==> flow/design.v <==
`timescale 1ns / 1ps
module alu_top (
    input  logic        clk,
    input  logic [31:0] op1,
    input  logic [31:0] op2,
    input  logic [3:0]  alu_ctrl,
    output logic [31:0] alu_result,
    output logic        zero
    );
logic [31:0] op1_q;
logic [31:0] op2_q;
logic [3:0]  alu_ctrl_q;
logic [31:0] result_d;
logic        zero_d;
always_ff @(posedge clk)
begin
    op1_q      <= op1;
    op2_q      <= op2;
    alu_ctrl_q <= alu_ctrl;
    alu_result <= result_d;
    zero       <= zero_d;
end
alu computation (
    .op1(op1_q),
    .op2(op2_q),
    .alu_ctrl(alu_ctrl_q),
    .alu_result(result_d),
    .zero(zero_d)
    );
endmodule

`timescale 1ns / 1ps
module alu (
    input logic [31:0] op1,
    input logic [31:0] op2,
    input logic [3:0] alu_ctrl,
    output logic [31:0] alu_result,
    output logic zero
    );
logic [31:0]add_result;
logic [31:0]sub_result;
logic [31:0]and_result;
logic [31:0]or_result;
logic [31:0]xor_result;
logic [31:0]sll_result;
logic [31:0]srl_result;
logic [31:0]sra_result;
logic [31:0]slt_result;
logic [31:0]sltu_result;
assign add_result = op1 + op2 ;
assign sub_result = op1 - op2 ;
assign or_result  = op1 | op2 ; 
assign and_result = op1 & op2 ;
assign xor_result  = op1 ^ op2 ;
assign sll_result  = op1 << op2 ;
assign srl_result  = op1 >> op2 ;
assign sra_result  = $signed(op1) >>> op2 ;
assign slt_result  = ($signed(op1) < $signed(op2)) ? 1 : 0 ;
assign sltu_result  = (op1 < op2) ? 1 : 0 ;
always@(*)
begin
    case(alu_ctrl)
       4'b0000: alu_result = add_result ;
       4'b1000: alu_result = sub_result ;
       4'b0001: alu_result = sll_result ;
       4'b0010: alu_result = slt_result ;
       4'b0011: alu_result = sltu_result ;
       4'b0100: alu_result = xor_result ;
       4'b0101: alu_result = srl_result ;
       4'b1101: alu_result = sra_result ;
       4'b0110: alu_result = or_result ;
       4'b0111: alu_result = and_result ;
       default: alu_result = 32'b0 ;
    endcase
end
assign zero = (alu_result == 0)? 1 : 0 ;    
endmodule
# ---- From RTL to reports: alu_top
# What the tools print for alu_top, step after step.
# Lines are those of the file above, counted from 1.
# Operators carry their Yosys type and port widths (W data, S select, Z words).
# Cell names lack the library's common part.
# A cell with n/a has no value.
dict set report inputs {
  top_module {alu_top}
  clk_port {clk}
  cell_library {sky130hd}
  pvt_corner {tt_025C_1v80}
}

# ---- Word level
# Source: Yosys, flattened and elaborated, memories not mapped. Widths are those after wreduce; folded enables and synchronous resets count as part of the registers. Registers that Yosys merges into a memory's read port (data or address) are not register bits. Print and check cells do not count.
dict set report word_totals {
  input_bits 69
  out_inout_bits 33
  reg_bits 101
  wordCells 30
}
dict set report classes {
  n_addsub 2
  n_reduce_logical 2
  eq_ne 9
  n_logic 3
  compare 2
  n_shift 3
  n_mux 4
}
# op n
set op_table {}
lappend op_table {{$pmux W32 S10} 1}
lappend op_table {{$lt A32 B32 Y1} 2}
lappend op_table {{$add A32 B32 Y32} 1}
lappend op_table {{$sub A32 B32 Y32} 1}
lappend op_table {{$and A32 B32 Y32} 1}
lappend op_table {{$or A32 B32 Y32} 1}
lappend op_table {{$xor A32 B32 Y32} 1}
lappend op_table {{$shl A32 B32 Y32} 1}
lappend op_table {{$shr A32 B32 Y32} 1}
lappend op_table {{$sshr A32 B32 Y32} 1}
lappend op_table {{$logic_not A32 Y1} 1}
lappend op_table {{$eq A4 B3 Y1 const B} 4}
lappend op_table {{$eq A4 B2 Y1 const B} 2}
lappend op_table {{$eq A4 B4 Y1 const B} 2}
lappend op_table {{$eq A4 B1 Y1 const B} 1}
lappend op_table {{$logic_not A4 Y1} 1}
lappend op_table {{$mux W1} 3}

# ---- Longest topological paths
# Yosys ltp: most cells in a row. Word level: on the elaborated netlist, between registers, memories and ports. Mapped: between sequential cells and ports; inverters and the memories' decode and read muxes count.
dict set report depth {
  ltp_word 5
  abc_area 0
  mapped_depth 19
  ltp_nobuf 15
}

# ---- After synthesis
# The flow's flattened synthesis, as Yosys stat reports it; memories are mapped. The netlist is that of the ABC_AREA named above (0 if unset); the other value can give another one.
# cell n area_total_um2
set types {}
lappend types {dfxtp_1 101 2.02E+03}
lappend types {ha_1 97 1.21E+03}
lappend types {mux4_2 42 945.907}
lappend types {a21oi_1 133 665.638}
lappend types {nor2_1 157 589.315}
lappend types {mux2i_1 50 500.48}
lappend types {nand2_1 124 465.446}
lappend types {o21ai_0 93 465.446}
lappend types {a211oi_1 55 412.896}
lappend types {clkbuf_1 95 356.592}
lappend types {inv_1 91 341.578}
lappend types {o211ai_1 34 255.245}
lappend types {nor3_1 50 250.24}
lappend types {mux2_2 21 236.477}
lappend types {o22ai_1 34 212.704}
lappend types {nand3_1 32 160.154}
lappend types {xnor2_1 18 157.651}
lappend types {a31oi_1 22 137.632}
# Other cell types: 69; their cells: 382.
dict set report synth_totals {
  cells 1631
  ffs 101
  seqArea_um2 2021.9
  n_buf 135
  mapped_area_um2 12299.3
}
# By module: a second synthesis without flattening, with its own total; a netlist apart from the flattened one above.
dict set report hier_totals {
  cells_unflattened 1704
  hier_area_um2 12844.8
}
# Rows give one instance, submodules left out.
# module area_um2 mod_seq_area_um2 instances cells
set modules {}
lappend modules {alu 10822.9 0.0 1 1603}
lappend modules {alu_top 2021.9 2021.9 1 101}

# ---- Worst setup path after synthesis
# Source: OpenSTA report_checks on the synthesized netlist (no wires, ideal clock, input and output delay 20% of the period each), path of least setup slack; recovery checks are left aside. Register names are those of the netlist, which keeps one name where synthesis merged equal registers.
dict set report synth_timing {
  kind {register -> register}
  from {register op2_q[1]}
  to {register zero}
  delay_ps 5408
  setup_ps 73
  slack_ps 1592
  t_arrival_ps 5335
  t_required_ps 6927
  launch_ps 0
  path_stages 18
  clock_period_ps 7000
  n_path_buf 3
  period_less_setup_slack_ps 5408
}
# "delay_ps" = arrival - input delay + setup time.
# "path_stages": output pins that drive a net of the path, with the launching flip-flop's if there is one; two outputs of one cell count as two.
# "period_less_setup_slack_ps" = period - worst setup slack (recovery checks aside). The figure is calculated, with input and output delays left at 20% of the set period.
dict set report synth_between {
  path_cell_list {dfxtp_1 > buf_4 > inv_2 > clkbuf_1 > clkbuf_1 > ha_1 > a211oi_1 > o21ai_0 > nand3_1 > o311ai_0 > a311oi_1 > or4b_4 > or4_1 > or3_1 > or4_1 > or4_1 > or4b_1 > nor3_2}
  cells_between 15
  cone_lines 12
  classes_between {add/sub: 2; compare: 2; shift: 3; mux: 4; logic: 3; reduce/logical: 1}
}
# element line
set synth_lines {}
lappend synth_lines {{from (decl)} 11} ;# logic [31:0] op2_q;
lappend synth_lines {{from (assign)} 18} ;# op2_q      <= op2;
lappend synth_lines {{to (assign)} 21} ;# zero       <= zero_d;
lappend synth_lines {{to (decl)} 8} ;# output logic        zero
# No chain of elaborated cells between the ends is given.
# Some nets on the timed path still bear RTL names; the line given drives or declares the net.
# net line
set synth_nets {}
lappend synth_nets {computation.alu_result[5] 62} ;# case(alu_ctrl)

# ---- Worst path after layout
# Path of least setup slack in the final report of run A (OpenROAD, finished layout, wires in). Where an end is a register, its clock arrival counts in the times.
# The report prints the path's times to 10 ps; the period is as set.
dict set report layout_timing {
  kind {register -> register}
  from {register op2_q[3]}
  to {register zero}
  launch_ps 410
  setup_ps 60
  slack_ps 1300
  n_path_buf 3
  clock_period_ps 8940
  t_required_ps 9270
  path_stages 18
  t_arrival_ps 7980
}
dict set report layout_between {
  path_cell_list {dfxtp_1 > clkinv_1 > clkbuf_1 > clkbuf_1 > clkbuf_1 > ha_1 > inv_1 > o221ai_1 > a211oi_1 > nor3_1 > xnor2_1 > o22ai_1 > nand4b_1 > or4b_2 > or4_1 > or4_1 > or4b_1 > nor3_2}
  cells_between 15
  cone_lines 12
  classes_between {add/sub: 2; compare: 2; shift: 3; mux: 4; logic: 3; reduce/logical: 1}
}
# element line
set layout_lines {}
lappend layout_lines {{from (decl)} 11} ;# logic [31:0] op2_q;
lappend layout_lines {{from (assign)} 18} ;# op2_q      <= op2;
lappend layout_lines {{to (assign)} 21} ;# zero       <= zero_d;
lappend layout_lines {{to (decl)} 8} ;# output logic        zero
# No chain of elaborated cells between the ends is given.
# Some nets on the timed path still bear RTL names; the line given drives or declares the net.
# net line
set layout_nets {}
lappend layout_nets {computation.alu_result[10] 62} ;# case(alu_ctrl)

Measured data: module alu_top, platform sky130hd, 4 stored runs of the flow under differing settings, order arbitrary. Input and output delays are each 20% of the period that was set; the output load is 0.01 pF.
By "period_less_ws_ps" is meant the clock period of the run minus its worst setup slack. This is arithmetic on one report: input and output delays are still those of the set period (20% each).
"worst_path_ps": the worst setup path's part of the clock period (all of it between registers, 20% less for each end at a port) less its slack. A launch clock that arrives late makes it longer, a capture clock that arrives late makes it shorter.
"design_power_w": no workload was simulated; the value follows from the tool's default switching activity.
"worst_path_ps" is known to 10 ps.

# run A
==> flow/run.sh <==
#!/bin/bash
# the make line also repeats the synthesis and layout settings of config.mk as NAME=value (left out here)
make -C /OpenROAD-flow-scripts/flow DESIGN_CONFIG=/design/flow/config.mk WORK_HOME=/design/flow/orfs CLKGATE_MAP_FILE= finish
==> flow/config.mk <==
export PLATFORM = sky130hd
export DESIGN_NAME = alu_top
export DESIGN_NICKNAME = alu_top
export VERILOG_FILES = /design/flow/design.v
export SDC_FILE = /design/flow/constraint.sdc
export NUM_CORES = 4
export LEC_CHECK = 0
export ABC_AREA = 0
export CAP_MARGIN = 40
export CORE_MARGIN = 2
export CORE_UTILIZATION = 17
export GPL_ROUTABILITY_DRIVEN = 0
export GPL_TIMING_DRIVEN = 0
export HOLD_SLACK_MARGIN = 0.23
export MIN_ROUTING_LAYER = met1
export PLACE_DENSITY_LB_ADDON = 0.04
export SETUP_SLACK_MARGIN = -0.06
export SLEW_MARGIN = 20
==> flow/constraint.sdc <==
create_clock -name core_clock -period 8.94 [get_ports {clk}]
set_input_delay 1.7880 -clock core_clock [delete_from_list [all_inputs] [get_ports {clk}]]
set_output_delay 1.7880 -clock core_clock [all_outputs]
set_load 0.01 [all_outputs]

==> run A: results <==
design_die_area_um2=74515.4
cell_area_final_um2=15122.0
synthesis_area_um2=12299.3
setup_ws_ps=1296
design_power_w=0.001759
layout_utilization_pct=21.1
worst_path_ps=7640
critical_path_type="register -> register"
period_less_ws_ps=7644
worst_hold_slack_ps=1011
final_setup_tns_ps=0

# run B
==> flow/run.sh <==
#!/bin/bash
# the make line also repeats the synthesis and layout settings of config.mk as NAME=value (left out here)
make -C /OpenROAD-flow-scripts/flow DESIGN_CONFIG=/design/flow/config.mk WORK_HOME=/design/flow/orfs CLKGATE_MAP_FILE= finish
==> flow/config.mk <==
export PLATFORM = sky130hd
export DESIGN_NAME = alu_top
export DESIGN_NICKNAME = alu_top
export VERILOG_FILES = /design/flow/design.v
export SDC_FILE = /design/flow/constraint.sdc
export NUM_CORES = 4
export LEC_CHECK = 0
export CAP_MARGIN = 20
export CORE_MARGIN = 2
export CORE_UTILIZATION = 40
export PLACE_DENSITY = 0.6
export SETUP_SLACK_MARGIN = 1.17
export SLEW_MARGIN = 20
==> flow/constraint.sdc <==
create_clock -name core_clock -period 6.09 [get_ports {clk}]
set_input_delay 1.2180 -clock core_clock [delete_from_list [all_inputs] [get_ports {clk}]]
set_output_delay 1.2180 -clock core_clock [all_outputs]
set_load 0.01 [all_outputs]

==> run B: results <==
design_die_area_um2=32166.4
cell_area_final_um2=15112.0
synthesis_area_um2=12299.3
setup_ws_ps=1072
design_power_w=0.002535
layout_utilization_pct=49.7
worst_path_ps=5020
critical_path_type="register -> register"
period_less_ws_ps=5018
worst_hold_slack_ps=938
final_setup_tns_ps=0

# run C
==> flow/run.sh <==
#!/bin/bash
# the make line also repeats the synthesis and layout settings of config.mk as NAME=value (left out here)
make -C /OpenROAD-flow-scripts/flow DESIGN_CONFIG=/design/flow/config.mk WORK_HOME=/design/flow/orfs CLKGATE_MAP_FILE= finish
==> flow/config.mk <==
export PLATFORM = sky130hd
export DESIGN_NAME = alu_top
export DESIGN_NICKNAME = alu_top
export VERILOG_FILES = /design/flow/design.v
export SDC_FILE = /design/flow/constraint.sdc
export NUM_CORES = 4
export LEC_CHECK = 0
export ABC_AREA = 0
export CAP_MARGIN = 35
export CELL_PAD_IN_SITES_DETAIL_PLACEMENT = 1
export CELL_PAD_IN_SITES_GLOBAL_PLACEMENT = 2
export CORE_ASPECT_RATIO = 1.47
export CORE_MARGIN = 2
export CORE_UTILIZATION = 45
export MIN_ROUTING_LAYER = met1
export PLACE_DENSITY = 0.41
export SETUP_SLACK_MARGIN = 0.38
export SLEW_MARGIN = 20
==> flow/constraint.sdc <==
create_clock -name core_clock -period 7.0 [get_ports {clk}]
set_input_delay 1.4000 -clock core_clock [delete_from_list [all_inputs] [get_ports {clk}]]
set_output_delay 1.4000 -clock core_clock [all_outputs]
set_load 0.01 [all_outputs]

==> run C: results <==
design_die_area_um2=28694.9
cell_area_final_um2=13859.5
synthesis_area_um2=12299.3
setup_ws_ps=948
design_power_w=0.002165
layout_utilization_pct=51.4
worst_path_ps=6050
critical_path_type="register -> register"
period_less_ws_ps=6052
worst_hold_slack_ps=993
final_setup_tns_ps=0

# run D
==> flow/run.sh <==
#!/bin/bash
# the make line also repeats the synthesis and layout settings of config.mk as NAME=value (left out here)
make -C /OpenROAD-flow-scripts/flow DESIGN_CONFIG=/design/flow/config.mk WORK_HOME=/design/flow/orfs CLKGATE_MAP_FILE= finish
==> flow/config.mk <==
export PLATFORM = sky130hd
export DESIGN_NAME = alu_top
export DESIGN_NICKNAME = alu_top
export VERILOG_FILES = /design/flow/design.v
export SDC_FILE = /design/flow/constraint.sdc
export NUM_CORES = 4
export LEC_CHECK = 0
export ABC_AREA = 0
export CAP_MARGIN = 35
export CORE_ASPECT_RATIO = 1.47
export CORE_MARGIN = 2
export CORE_UTILIZATION = 61
export HOLD_SLACK_MARGIN = 0.2
export MIN_ROUTING_LAYER = met1
export PLACE_DENSITY = 0.6
export SLEW_MARGIN = 20
==> flow/constraint.sdc <==
create_clock -name core_clock -period 7.0 [get_ports {clk}]
set_input_delay 1.4000 -clock core_clock [delete_from_list [all_inputs] [get_ports {clk}]]
set_output_delay 1.4000 -clock core_clock [all_outputs]
set_load 0.01 [all_outputs]

==> run D: results <==
design_die_area_um2=21335.6
cell_area_final_um2=13774.5
synthesis_area_um2=12299.3
setup_ws_ps=987
design_power_w=0.002167
layout_utilization_pct=69.1
worst_path_ps=6010
critical_path_type="register -> register"
period_less_ws_ps=6013
worst_hold_slack_ps=921
final_setup_tns_ps=0
